==> flow/design.v <==
`default_nettype none
module as2650(
	input reset,
	output [12:0] adr,
	input [7:0] dbus_in,
	output [7:0] dbus_out,
	output oeb,
	output rw,
	output opreq,
	output wrp,
	output m_io,
	output d_c,
	input sense,
	output flag,
	input clk
);
	reg [7:0] r0;
	reg [7:0] r123[2:0];
	reg [7:0] r123_2[2:0];
	reg [14:0] pc;
	reg [7:0] psu;
	reg [7:0] psl;
	reg [7:0] ins_reg;
	reg [14:0] stack[7:0];
	reg [7:0] cycle;
	reg halted;
	reg [7:0] holding_reg;
	reg [7:0] addr_buff;
	reg [1:0] idx_ctrl;
	assign flag = psu[6];
	reg r_opreq;
	assign opreq = r_opreq;
	reg r_rw;
	assign rw = r_rw;
	reg [12:0] r_addr;
	assign adr = r_addr;
	reg r_m_io;
	assign m_io = r_m_io;
	reg r_d_c;
	assign d_c = r_d_c;
	reg r_wrp;
	assign wrp = r_wrp;
	reg [7:0] b_buf;
	assign oeb = r_rw ? 0 : 1;
	assign dbus_out = b_buf;
	wire [7:0] instr_reg = ins_reg[1:0] == 0 ? r0 : (psl[4] ? r123_2[ins_reg[1:0] - 1] : r123[ins_reg[1:0] - 1]);
	wire [7:0] instr_reg_p1 = instr_reg + 1;
	wire [7:0] instr_reg_m1 = instr_reg - 1;
	wire [14:0] branch_addr = pc + (dbus_in[6:0] >= 64 ? -(64 - (dbus_in[6:0] - 64)) : dbus_in[6:0]);
	wire carry = psl[0];
	wire overflow = psl[2];
	wire [7:0] rrr = psl[3] ? {carry, instr_reg[7:1]} : {instr_reg[0], instr_reg[7:1]};
	wire [7:0] rrl = psl[3] ? {instr_reg[6:0], carry} : {instr_reg[6:0], instr_reg[7]};
	wire [7:0] input1 = ins_reg[3:2] == 0 ? holding_reg : instr_reg;
	wire [7:0] input2 = ins_reg[3:2] == 0 ? instr_reg : holding_reg;
	wire [7:0] alu_next = alu_step(input1, input2);
	wire [16:0] mul_res = r0 * (psl[4] ? r123_2[0] : r123[0]);
	always @(posedge clk) begin
		if(reset) begin
			pc <= 0;
			r0 <= 0;
			r123[0] <= 0;
			r123[1] <= 0;
			r123[2] <= 0;
			r123_2[0] <= 0;
			r123_2[1] <= 0;
			r123_2[2] <= 0;
			psu <= 0;
			psl <= 0;
			cycle <= 0;
			r_opreq <= 0;
			r_rw <= 0;
			r_addr <= 0;
			r_m_io <= 1;
			r_d_c <= 0;
			r_wrp <= 0;
			halted <= 0;
			idx_ctrl <= 0;
			b_buf <= 0;
		end else if(!halted) begin
			psu[7] <= sense;
			cycle <= cycle + 1;
			if(cycle == 0) begin  
				idx_ctrl <= 0;
				r_m_io <= 1;
				r_opreq <= 1;
				r_rw <= 0;
				r_addr <= pc[12:0];
				pc <= pc + 1;
			end else if(cycle == 1) begin  
				ins_reg <= dbus_in;
				r_opreq <= 0;
			end else begin
				if(ins_reg[4]) begin
					if(ins_reg[3]) begin
						if(ins_reg == 'h9B || ins_reg == 'hBB) begin
							if(cycle == 2) begin  
								pc <= pc + 1;
								r_addr <= pc[12:0];
								r_opreq <= 1;
								r_rw <= 0;
							end else if(cycle == 3) begin  
								if(dbus_in[7]) begin  
									r_addr <= branch_addr[12:0];
									r_opreq <= 1;
									r_rw <= 0;
									cycle <= 8;
									ins_reg <= ins_reg == 'h9B ? 'h1B : 'h3B;
								end else begin  
									pc <= {1'b0, 1'b0, branch_addr[12:0]};
									r_opreq <= 0;
									cycle <= 0;
								end
							end
						end else if(ins_reg == 'h9F || ins_reg == 'hBF) begin
							if(cycle == 2) begin
								pc <= pc + 1;
								r_addr <= pc;
								r_opreq <= 1;
								r_rw <= 0;
							end else if(cycle == 3) begin
								addr_buff <= dbus_in;
								pc <= pc + 1;
								r_addr <= pc;
							end else if(cycle == 4) begin
								if(ins_reg == 'hBF) begin
									stack[psu[2:0]] <= pc;
									psu[2:0] <= psu[2:0] + 1;
								end
								if(addr_buff[7]) begin  
									r_addr <= {addr_buff[4:0], dbus_in};
								end else begin  
									r_opreq <= 0;
									pc <= {addr_buff[4:0], dbus_in} + (psl[4] ? r123_2[2] : r123[2]);
									cycle <= 0;
								end
							end else if(cycle == 5) begin
								addr_buff <= dbus_in;
								r_addr <= r_addr + 1;
							end else if(cycle == 6) begin
								pc <= {addr_buff[6:0], dbus_in};
								r_opreq <= 0;
								cycle <= 0;
							end
						end else begin
							if(cycle == 2) begin
								if(ins_reg[7:4] == 'h5 || ins_reg[7:4] == 'h7 || ins_reg[7:4] == 'hD || ins_reg[7:4] == 'hF) begin
									write_reg(ins_reg[7:4] == 'hD ? instr_reg_p1 : (ins_reg[7:4] == 'hF ? instr_reg_m1 : instr_reg), ins_reg[1:0]);
									if((ins_reg[7:4] == 'hD ? instr_reg_p1 : (ins_reg[7:4] == 'hF ? instr_reg_m1 : instr_reg)) == 0) begin  
										pc <= pc + (ins_reg[2] ? 2 : 1);
										cycle <= 0;
									end else begin
										pc <= pc + 1;
										r_addr <= pc;
										r_opreq <= 1;
										r_rw <= 0;
									end
								end else begin
									if(
										((ins_reg[7:4] == 'h1 || ins_reg[7:4] == 'h3)
										&&
										(ins_reg[1:0] != 'b11 && ins_reg[1:0] != psl[7:6]))
										||
										((ins_reg[7:4] == 'h9 || ins_reg[7:4] == 'hB)
										&&
										(ins_reg[1:0] == psl[7:6]))
										) begin  
										pc <= pc + (ins_reg[2] ? 2 : 1);
										cycle <= 0;
									end else begin
										pc <= pc + 1;
										r_addr <= pc;
										r_opreq <= 1;
										r_rw <= 0;
									end
								end
							end else if(cycle == 3) begin
								if(!ins_reg[2]) begin  
									if(dbus_in[7]) begin  
										r_addr <= branch_addr[12:0];
										cycle <= 8;
									end else begin  
										push_stack();
										pc <= branch_addr[12:0];
										r_opreq <= 0;
										cycle <= 0;
									end
								end else begin  
									addr_buff <= dbus_in;
									pc <= pc + 1;
									r_addr <= pc;
								end
							end else if(cycle == 4) begin  
								if(addr_buff[7]) begin  
									r_addr <= {addr_buff[4:0], dbus_in};
									cycle <= 8;
								end else begin  
									push_stack();
									pc <= {addr_buff[6:0], dbus_in};
									r_opreq <= 0;
									cycle <= 0;
								end
							end else if(cycle == 8) begin  
								addr_buff <= dbus_in;
								r_addr <= r_addr + 1;
							end else if(cycle == 9) begin  
								push_stack();
								pc <= {dbus_in[4:0], addr_buff};
								r_opreq <= 0;
								cycle <= 0;
							end
						end
					end else begin
						if((ins_reg[7:4] == 'h1 || ins_reg[7:4] == 'h3) && ins_reg[2]) begin
							if(cycle == 2) begin
								if(ins_reg[1:0] == 'b11 || ins_reg[1:0] == psl[7:6]) begin  
									pc <= stack[psu[2:0] - 3'd1];
									psu[2:0] <= psu[2:0] - 1;
									if(ins_reg[7:4] == 'h3) begin  
										psu[5] <= 0;
									end
									cycle <= 0;
								end else begin  
									cycle <= 0;
								end
							end
						end else if((ins_reg[7:4] == 'h3 || ins_reg[7:4] == 'h7) && !ins_reg[2]) begin
							if(cycle == 2) begin
								r_opreq <= 1;
								r_rw <= 0;
								r_m_io <= 0;
								r_d_c <= ins_reg[7:4] == 'h7 ? 1 : 0;
							end else if(cycle == 3) begin
								set_cc_for(dbus_in);
								write_reg(dbus_in, ins_reg[1:0]);
								r_opreq <= 0;
								r_m_io <= 1;
								cycle <= 0;
							end
						end else if((ins_reg[7:4] == 'hB || ins_reg[7:4] == 'hF) && !ins_reg[2]) begin
							if(cycle == 2) begin
								r_opreq <= 1;
								r_rw <= 1;
								b_buf <= instr_reg;
								r_m_io <= 0;
								r_d_c <= ins_reg[7:4] == 'hF ? 1 : 0;
							end else if(cycle == 3) begin
								r_wrp <= 1;
							end else if(cycle == 4) begin
								r_wrp <= 0;
								r_opreq <= 0;
								r_rw <= 0;
								r_m_io <= 1;
								cycle <= 0;
							end
						end else if(ins_reg[7:4] == 'h5 && !ins_reg[2]) begin
							if(cycle == 2) begin
								if(psl[3]) begin
									psl[0] <= instr_reg[0];
									psl[5] <= instr_reg[6];
								end
								set_cc_for(rrr);
								write_reg(rrr, ins_reg[1:0]);
								cycle <= 0;
							end
						end else if(ins_reg[7:4] == 'hD && !ins_reg[2]) begin
							if(cycle == 2) begin
								if(psl[3]) begin
									psl[0] <= instr_reg[7];
									psl[5] <= instr_reg[4];
								end
								set_cc_for(rrl);
								write_reg(rrl, ins_reg[1:0]);
								cycle <= 0;
							end
						end else if(ins_reg[7:4] >= 'h94 && ins_reg[7:4] <= 'h97) begin  
							if(cycle == 2) begin
								write_reg(instr_reg + (psl[0] ? 0 : 'hA0) + (psl[5] ? 0 : 'h0A), ins_reg[1:0]);
								cycle <= 0;
							end
						end else begin
							if(cycle == 2) begin
								if(ins_reg == 'h90) begin  
									if(psl[4]) begin
										r123_2[1] <= mul_res[7:0];
										r123_2[2] <= mul_res[15:8];
									end else begin
										r123[1] <= mul_res[7:0];
										r123[2] <= mul_res[15:8];
									end
									cycle <= 0;
								end else if(ins_reg == 'h91) begin  
									if(psl[4]) begin
										r0 <= r123_2[0];
										r123_2[0] <= r0;
									end else begin
										r0 <= r123[0];
										r123[0] <= r0;
									end
									cycle <= 0;
								end else if(ins_reg == 'h10) begin  
									r0 <= stack[psu[2:0] - 3'd1][7:0];
									if(psl[4]) begin
										r123_2[0] <= stack[psu[2:0] - 3'd1][14:8];
									end else begin
										r123[0] <= stack[psu[2:0] - 3'd1][14:8];
									end
									psu[2:0] <= psu[2:0] - 1;
									cycle <= 0;
								end else if(ins_reg == 'h11) begin  
									stack[psu[2:0] - 3'd1][7:0] <= r0;
									if(psl[4]) begin
										stack[psu[2:0]][14:8] <= r123_2[0];
									end else begin
										stack[psu[2:0]][14:8] <= r123[0];
									end
									psu[2:0] <= psu[2:0] + 1;
									cycle <= 0;
								end else if(ins_reg == 'h12) begin
									r0 <= psu;
									set_cc_for(r0);
									cycle <= 0;
								end else if(ins_reg == 'h13) begin
									r0 <= psl;
									set_cc_for(r0);
									cycle <= 0;
								end else if(ins_reg == 'h92) begin
									psu <= r0;
								end else if(ins_reg == 'h93) begin
									psl <= r0;
								end else begin
									r_rw <= 0;
									r_opreq <= 1;
									pc <= pc + 1;
									r_addr <= pc;
								end
							end else if(cycle == 3) begin
								if(ins_reg == 'h74) begin
									psu <= psu & ~dbus_in;
								end else if(ins_reg == 'h75) begin
									psl <= psl & ~dbus_in;
								end else if(ins_reg == 'h76) begin
									psu <= psu | dbus_in;
								end else if(ins_reg == 'h77) begin
									psl <= psl | dbus_in;
								end else if(ins_reg == 'hB4 || ins_reg == 'hB6) begin
									psl[7:6] <= (psu & dbus_in) == dbus_in ? 0 : 2;
								end else if(ins_reg == 'hB5 || ins_reg == 'hB7) begin
									psl[7:6] <= (psl & dbus_in) == dbus_in ? 0 : 2;
								end else if(ins_reg >= 'hF4 && ins_reg <= 'hF7) begin  
									psl[7:6] <= (instr_reg & dbus_in) == dbus_in ? 0 : 2;
								end
								r_opreq <= 0;
								cycle <= 0;
							end
						end
					end
				end else begin
					if(cycle == 2) begin
						if(ins_reg == 'h40) begin  
							halted <= 1;
							cycle <= 0;
						end else if(ins_reg == 'hC0) begin  
							cycle <= 0;
						end else begin
							if(ins_reg[3:2] == 0) begin  
								if(ins_reg[7:4] == 0) begin  
									r0 <= instr_reg;
									set_cc_for(instr_reg);
									cycle <= 0;
								end else if(ins_reg[7:4] == 'hC && ins_reg[3:2] == 0) begin  
									write_reg(r0, ins_reg[1:0]);
									set_cc_for(r0);
									cycle <= 0;
								end else begin  
									holding_reg <= r0;
									cycle <= 4;
								end
							end else begin
								r_opreq <= 1;
								r_rw <= 0;
								r_addr <= pc[12:0];
								pc <= pc + 1;
								if(ins_reg[3:2] == 1) begin
									cycle <= 3;
								end else if(ins_reg[3:2] == 2) begin
									cycle <= 'b10_000000;
								end else if(ins_reg[3:2] == 3) begin
									cycle <= 'b11_000000;
								end
							end
						end
					end else if(cycle == 3) begin
						r_opreq <= 0;
						holding_reg <= dbus_in;
					end else if(cycle == 4) begin
						if(ins_reg[7:5] == 7) begin
							if(psl[1]) begin
								psl[7:6] <= input1 > input2 ? 'b01 : (input1 < input2 ? 'b10 : 'b00);
							end else begin
								psl[7:6] <= input1[7] == input2[7] ? (input1 > input2 ? 'b01 : (input1 < input2 ? 'b10 : 'b00)) : (input1[7] ? 'b10 : 'b01);
							end
						end else begin
							set_cc_for(alu_next);
							write_reg(alu_next, idx_ctrl != 0 || ins_reg[3:2] == 0 ? 0 : ins_reg[1:0]);
							if(ins_reg[7:5] == 4 || ins_reg[7:5] == 5) begin
								psl[5] <= alu_next[4];
								psl[2] <= input1[7] == input2[7] && alu_next[7] != input1[7];
								psl[0] <= alu_next < input1;
							end
						end
						r_opreq <= 0;
						cycle <= 0;
					end
					else if(cycle == 8) begin
						if(ins_reg >= 'hC4 && ins_reg <= 'hC7) begin
							cycle <= 0;
						end else begin
							r_wrp <= 1;
						end
					end else if(cycle == 9) begin
						r_rw <= 0;
						r_wrp <= 0;
						r_opreq <= 0;
						cycle <= 0;
					end
					else if(cycle == 'b10_000000) begin
						cycle <= dbus_in[7] ? 'b01_000000 : (ins_reg[7:5] == 6 ? 8 : 3);  
						r_addr <= pc[12:0] + 1 + (dbus_in[6:0] >= 64 ? -(64 - (dbus_in[6:0] - 64)) : dbus_in[6:0]);  
						if(!dbus_in[7]) begin
							setup_read();
						end
					end
					else if(cycle == 'b11_000000) begin
						addr_buff <= dbus_in;  
						r_addr <= r_addr + 1;  
						pc <= pc + 1;
					end else if(cycle == 'b11_000001) begin
						cycle <= addr_buff[7] ? 'b01_000000 : (ins_reg[7:5] == 6 ? 8 : 3);  
						idx_ctrl <= addr_buff[6:5];
						if(!addr_buff[7]) begin
							if(addr_buff[6:5] == 0) begin
								r_addr <= {addr_buff[4:0], dbus_in};
							end else begin
								r_addr <= {addr_buff[4:0], dbus_in} + (addr_buff[6:5] == 1 ? instr_reg_p1 : (addr_buff[6:5] == 2 ? instr_reg_m1 : instr_reg));
								write_reg(addr_buff[6:5] == 1 ? instr_reg_p1 : (addr_buff[6:5] == 2 ? instr_reg_m1 : instr_reg), ins_reg[1:0]);
							end
							setup_read();
						end else begin
							r_addr <= {addr_buff[4:0], dbus_in};
						end
					end
					else if(cycle == 'b01_000000) begin
						addr_buff <= dbus_in;  
						r_addr <= r_addr + 1;  
					end else if(cycle == 'b01_000001) begin
						if(idx_ctrl == 0) begin
							r_addr <= {addr_buff[4:0], dbus_in};
						end else begin
							r_addr <= {addr_buff[4:0], dbus_in} + (idx_ctrl[1:0] == 1 ? instr_reg_p1 : (idx_ctrl[1:0] == 2 ? instr_reg_m1 : instr_reg));
							write_reg(idx_ctrl[1:0] == 1 ? instr_reg_p1 : (idx_ctrl[1:0] == 2 ? instr_reg_m1 : instr_reg), ins_reg[1:0]);
						end
						cycle <= ins_reg[7:5] == 6 ? 8 : 3;  
						setup_read();
					end
				end
			end
		end
	end
	task write_reg(input [7:0] data, input [1:0] r_addr);
		begin
			if(r_addr == 0) begin
				r0 <= data;
			end else begin
				if(psl[4]) begin
					r123_2[r_addr - 1] <= data;
				end else begin
					r123[r_addr - 1] <= data;
				end
			end
		end
	endtask
	task push_stack();
		begin
			if(ins_reg[7:4] == 'h3 || ins_reg[7:4] == 'h7 || ins_reg[7:4] == 'hB) begin
				stack[psu[2:0]] <= pc;
				psu[2:0] <= psu[2:0] + 1;
			end
		end
	endtask
	task set_cc_for(input [7:0] val);
		begin
			psl[7:6] <= val > 127 ? 'b10 : (val != 0 ? 'b01 : 'b00);
		end
	endtask
	task setup_read();
		begin
			if(ins_reg[7:4] == 'hC) begin
				r_rw <= 1;
				b_buf <= addr_buff[6:5] != 0 ? r0 : instr_reg;  
				cycle <= 8;
			end
		end
	endtask
	function [7:0] alu_step(input [7:0] input1, input [7:0] input2);
		begin
			if(ins_reg[7:5] == 1) begin
				alu_step = input1 ^ input2;
			end else if(ins_reg[7:5] == 2) begin
				alu_step = input1 & input2;
			end else if(ins_reg[7:5] == 3) begin
				alu_step = input1 | input2;
			end else if(ins_reg[7:5] == 4) begin
				alu_step = input1 + input2 + (psl[3] && psl[0]);
			end else if(ins_reg[7:5] == 5) begin
				alu_step = input1 + ~input2 + (!psl[3] || psl[0]);
			end else begin
				alu_step = input2;
			end
		end
	endfunction
endmodule
== Reports on as2650 ==
What the tools print for as2650, step after step.
Lines are those of the file above, counted from 1.
Cell names lack the library's common part.
Not given: --
Inputs
  top: as2650
  clock input: clk
  standard-cell library: sky130hd
  library corner: tt_025C_1v80

== Word-level counts ==
Source: Yosys, flattened and elaborated, memories not mapped. Widths are those after wreduce. Registers that Yosys merges into a memory's read port (data or address) are not register bits. Print and check cells do not count.
Memory sizes are those after Yosys's memory passes, which may raise the word count (mostly to a power of two), join words into wider ones and drop unused or constant bits.
Storage and ports
  register bits after elaboration: 100
  bits in latches: 0
  RAM bits: 184
  ROM bits: 0
  memories kept: 3
  output and inout port bits: 28
  cells after elaboration: 2238
Operators by class
  add/subtract/negate cells: 26
  multipliers: 1
  divide/modulo/power cells: 0
  magnitude comparators: 16
  eq/ne operators: 330
  shift-type cells: 0
  muxes and demuxes: 1688
  bitwise operators: 45
  reductions and logical operators: 101
Memories
  stack: depth 8, width 15, line 24  | reg [14:0] stack[7:0];
  r123: depth 4, width 8, line 18  | reg [7:0] r123[2:0];
  r123_2: depth 4, width 8, line 19  | reg [7:0] r123_2[2:0];
Operators with widths (number)
  8-bit 2-to-1 mux: 585
  15-bit 2-to-1 mux: 158
  1-bit 2-to-1 mux: 709
  13-bit 2-to-1 mux: 54
  2-bit 2-to-1 mux: 115
  3-bit 2-to-1 mux: 57
  5-bit inequality test with constant B: 31
  8-bit inequality test with constant B: 19
  4-bit inequality test with constant B: 35
  8-bit equality test with constant B: 16
  8-bit by 8-bit multiplier with 16-bit output: 1
  6-bit inequality test with constant B: 17
  2-bit inequality test with constant B: 49
  7-bit inequality test with constant B: 13
  3-bit inequality test with constant B: 30
  32-bit OR reduction: 2
  32-bit 2-to-1 mux: 2
  29-bit AND reduction: 2
  3-bit by 2-bit inequality test with 1-bit output with constant B: 19
  8-bit by 7-bit equality test with 1-bit output with constant B: 7
  8-bit nonzero test: 7
  27-bit AND reduction: 2
  8-bit by 7-bit greater-than comparator with 1-bit output with constant B: 6
  8-bit AND: 6
  23-bit AND reduction: 2
  38-bit AND reduction: 1
  33-bit AND reduction: 1
  32-bit logical NOT: 1
Other operator kinds: 97; their cells: 260.

== Logic depth ==
Longest topological path by Yosys (ltp), each cell counted once; first at word level (registers and memories cut), then after technology mapping (sequential cells cut; the memories' decode and read muxes count).
Logic depth
  depth in word-level cells: 25
  ABC_AREA: 0
  gate-level depth with buffers: 26
  gate-level depth less buffers: 22

== Mapped cells and area ==
The flow's flattened synthesis, as Yosys stat reports it; memories are mapped. The netlist is that of the ABC_AREA named above (0 if unset); the other value can give another one.
Cells by type
  edfxtp_1: number 208, area in all 6245.99 µm²
  dfxtp_1: number 76, area in all 1.52E+03 µm²
  ha_1: number 120, area in all 1501.44 µm²
  nand2_1: number 390, area in all 1.46E+03 µm²
  a21oi_1: number 267, area in all 1.34E+03 µm²
  nor2_1: number 337, area in all 1.26E+03 µm²
  o21ai_0: number 225, area in all 1126.08 µm²
  clkbuf_1: number 267, area in all 1E+03 µm²
  mux2i_1: number 97, area in all 970.931 µm²
  mux2_2: number 79, area in all 889.603 µm²
  fa_1: number 44, area in all 880.845 µm²
  mux4_2: number 37, area in all 833.299 µm²
  xnor2_1: number 88, area in all 770.739 µm²
  inv_1: number 171, area in all 641.866 µm²
  o22ai_1: number 83, area in all 519.248 µm²
  nand3_1: number 95, area in all 475.456 µm²
  a211oi_1: number 61, area in all 457.939 µm²
  o211ai_1: number 54, area in all 405.389 µm²
Other cell types: 82; their cells: 910.
Synthesis totals
  cells in the netlist: 3609
  synthesis area: 29045.4 µm²
  area of sequential cells: 7767.4 µm²
  flip-flops: 284
  buffers: 311

== Worst setup path after synthesis ==
Source: OpenSTA report_checks on the synthesized netlist (no wires, ideal clock, input and output delay 20% of the period each), path of least setup slack; recovery checks are left aside. Register names are those of the netlist, which keeps one name where synthesis merged equal registers.
Timing post-synthesis
  path type: register to register
  start point: register ins_reg[0]
  end point: register (name not given)
  period: 8000 ps
  setup time: 95 ps
  launch time at the first pin: 0 ps
  data arrival time: 6163 ps
  required time: 7905 ps
  setup slack: 1741 ps
  delay of the path: 6258 ps
  stages on the path: 24
  path buffers: 7
  period reached after synthesis: 6259 ps
"delay of the path" is the arrival time less input delay plus setup time.
"stages on the path": output pins that drive a net of the path, with the launching flip-flop's if there is one; two outputs of one cell count as two.
"period reached after synthesis" = period - worst setup slack (recovery checks aside). The figure is calculated, with input and output delays left at 20% of the set period.
Between the ends, post-synthesis
  path through: edfxtp_1 > buf_6 > clkbuf_1 > inv_1 > ha_1 > buf_2 > buf_4 > buf_1 > mux4_2 > a221oi_2 > clkbuf_1 > ha_1 > clkbuf_1 > or3_1 > o32a_1 > o21ai_0 > mux2i_1 > a2bb2oi_1 > inv_1 > ha_1 > nand4_1 > o21ai_0 > or4_1 > a221oi_1
Ends and longest elaborated chain, post-synthesis
  from (decl): line 23  | reg [7:0] ins_reg;
  from (assign): line 91  | ins_reg <= dbus_in;
  from (assign): line 108  | ins_reg <= ins_reg == 'h9B ? 'h1B : 'h3B;
No chain of elaborated cells between the ends is given.

== Worst path after layout ==
Path of least setup slack in the final report of run 2 (OpenROAD, finished layout, wires in). Where an end is a register, its clock arrival counts in the times.
The path's times are printed in steps of 10 ps; the period is the one set.
Timing post-layout
  path type: register to register
  start point: register ins_reg[1]
  end point: register r_addr[8]
  period: 8000 ps
  setup time: 150 ps
  launch time at the first pin: 570 ps
  data arrival time: 7350 ps
  required time: 8440 ps
  setup slack: 1090 ps
  stages on the path: 23
  path buffers: 1
Between the ends stands the longest chain of elaborated cells between them, by number of cells; it is not shown to be the way that was timed. Of several equally long chains one is given.
Each line given opens the expression or statement behind the cell; cells for indexed reads and writes are added by Yosys, which also makes memories of some case tables.
A memory read counts as a cell of the chain, while the word-level depth stops at memories.
A register here has more assigning lines than the two given.
Between the ends, post-layout
  path through: edfxtp_1 > inv_1 > ha_1 > buf_4 > mux2i_1 > o22ai_1 > nor3_2 > inv_1 > ha_1 > o311ai_1 > nor3_1 > a22oi_1 > xnor2_1 > inv_1 > ha_1 > inv_1 > o21bai_1 > a21oi_1 > nor2_1 > o221ai_1 > nand3_1 > a222oi_1 > a211oi_1
  length of the longest elaborated chain: 22
Ends and longest elaborated chain, post-layout
  from (decl): line 23  | reg [7:0] ins_reg;
  from (assign): line 91  | ins_reg <= dbus_in;
  from (assign): line 108  | ins_reg <= ins_reg == 'h9B ? 'h1B : 'h3B;
  2-bit by 1-bit subtractor with 2-bit output: line 46  | wire [7:0] instr_reg = ins_reg[1:0] == 0 ? r0 : (psl[4] ? r123_2[ins_reg[1:0] - 1] : r123[ins_reg[1:0] - 1]);
  memory read 4 x 8 bit: line 18  | reg [7:0] r123[2:0];
  8-bit 2-to-1 mux x2: line 46
  8-bit by 1-bit subtractor with 8-bit output: line 48  | wire [7:0] instr_reg_m1 = instr_reg - 1;
  8-bit 2-to-1 mux x2: line 460  | r_addr <= {addr_buff[4:0], dbus_in} + (idx_ctrl[1:0] == 1 ? instr_reg_p1 : (idx_ctrl[1:0] == 2 ? instr_reg_m1 ...
  13-bit by 8-bit adder with 13-bit output: line 460
  13-bit 2-to-1 mux: line 457  | if(idx_ctrl == 0) begin
  [6 not listed]
  13-bit 2-to-1 mux: line 415  | else if(cycle == 8) begin
  13-bit 2-to-1 mux: line 396  | end else if(cycle == 4) begin
  13-bit 2-to-1 mux: line 393  | end else if(cycle == 3) begin
  13-bit 2-to-1 mux: line 359  | if(cycle == 2) begin
  13-bit 2-to-1 mux: line 94  | if(ins_reg[4]) begin
  13-bit 2-to-1 mux: line 90  | end else if(cycle == 1) begin
  13-bit 2-to-1 mux: line 83  | if(cycle == 0) begin
  to (assign): line 88  | r_addr <= pc[12:0];
  to (assign): line 99  | r_addr <= pc[12:0];
  to (decl): line 35  | reg [12:0] r_addr;

FLOW RESULTS
============

Top module as2650; platform sky130hd; tools Yosys and OpenROAD; 4 stored runs in no particular order. Input and output delays are each 20% of the period that was set; the output load is 0.01 pF.
"clock period reached" means the clock period less the worst setup slack. The figure is calculated, with input and output delays left at 20% of the set period.
"time on the worst setup path": the worst setup path's part of the clock period (all of it between registers, 20% less for each end at a port) less its slack. A launch clock that arrives late makes it longer, a capture clock that arrives late makes it shorter.
"overall power" rests on the timing tool's default activity at the inputs, not on a simulated workload.
"time on the worst setup path" is known to 10 ps.

==> run 1: settings <==
{ "ABC_AREA": 1, "CELL_PAD_IN_SITES_GLOBAL_PLACEMENT": 2, "CORE_UTILIZATION": 50, "CTS_CLUSTER_SIZE": 24, "MIN_ROUTING_LAYER": "met2", "period_ns": 8.0, "CAP_MARGIN": 20, "CORE_MARGIN": 2, "SLEW_MARGIN": 20 }
==> run 1: results <==
did not finish, placement stopped with GPL-0301

==> run 2: settings <==
{ "ABC_AREA": 0, "CAP_MARGIN": 30, "CELL_PAD_IN_SITES_GLOBAL_PLACEMENT": 2, "CORE_UTILIZATION": 50, "CTS_CLUSTER_SIZE": 24, "GPL_TIMING_DRIVEN": 1, "MIN_ROUTING_LAYER": "met1", "SLEW_MARGIN": 30, "period_ns": 8.0, "CORE_MARGIN": 2 }
==> run 2: results <==
clock period reached: 6,906 ps
overall power: 8.845 mW
time on the worst setup path: 6,910 ps
worst path kind: register to register
area of the standard cells in the finished layout: 31,590.3 µm²
die outline area: 60,034.8 µm²
utilization: 0.549
post-route setup TNS: 0 ps
chip area after synthesis (Yosys): 29,045.4 µm²
final worst hold slack: 502 ps
smallest setup slack: 1,094 ps

==> run 3: settings <==
{ "ABC_AREA": 1, "CAP_MARGIN": 15, "CELL_PAD_IN_SITES_DETAIL_PLACEMENT": 2, "CELL_PAD_IN_SITES_GLOBAL_PLACEMENT": 0, "CORE_ASPECT_RATIO": 1.93, "CORE_UTILIZATION": 60, "CTS_CLUSTER_DIAMETER": 330, "HOLD_SLACK_MARGIN": 0.17, "MIN_ROUTING_LAYER": "met2", "SETUP_SLACK_MARGIN": -0.03, "TNS_END_PERCENT": 20, "period_ns": 4.95, "CORE_MARGIN": 2, "SLEW_MARGIN": 20 }
==> run 3: results <==
did not finish, placement stopped with DPL-0033

==> run 4: settings <==
{ "ABC_AREA": 0, "CAP_MARGIN": 30, "CELL_PAD_IN_SITES_GLOBAL_PLACEMENT": 2, "CORE_MARGIN": 6, "CORE_UTILIZATION": 50, "CTS_CLUSTER_DIAMETER": 63, "CTS_CLUSTER_SIZE": 24, "GPL_ROUTABILITY_DRIVEN": 0, "GPL_TIMING_DRIVEN": 0, "MIN_ROUTING_LAYER": "met2", "SLEW_MARGIN": 30, "period_ns": 8.54 }
==> run 4: results <==
did not finish, routing stopped with GRT-0116
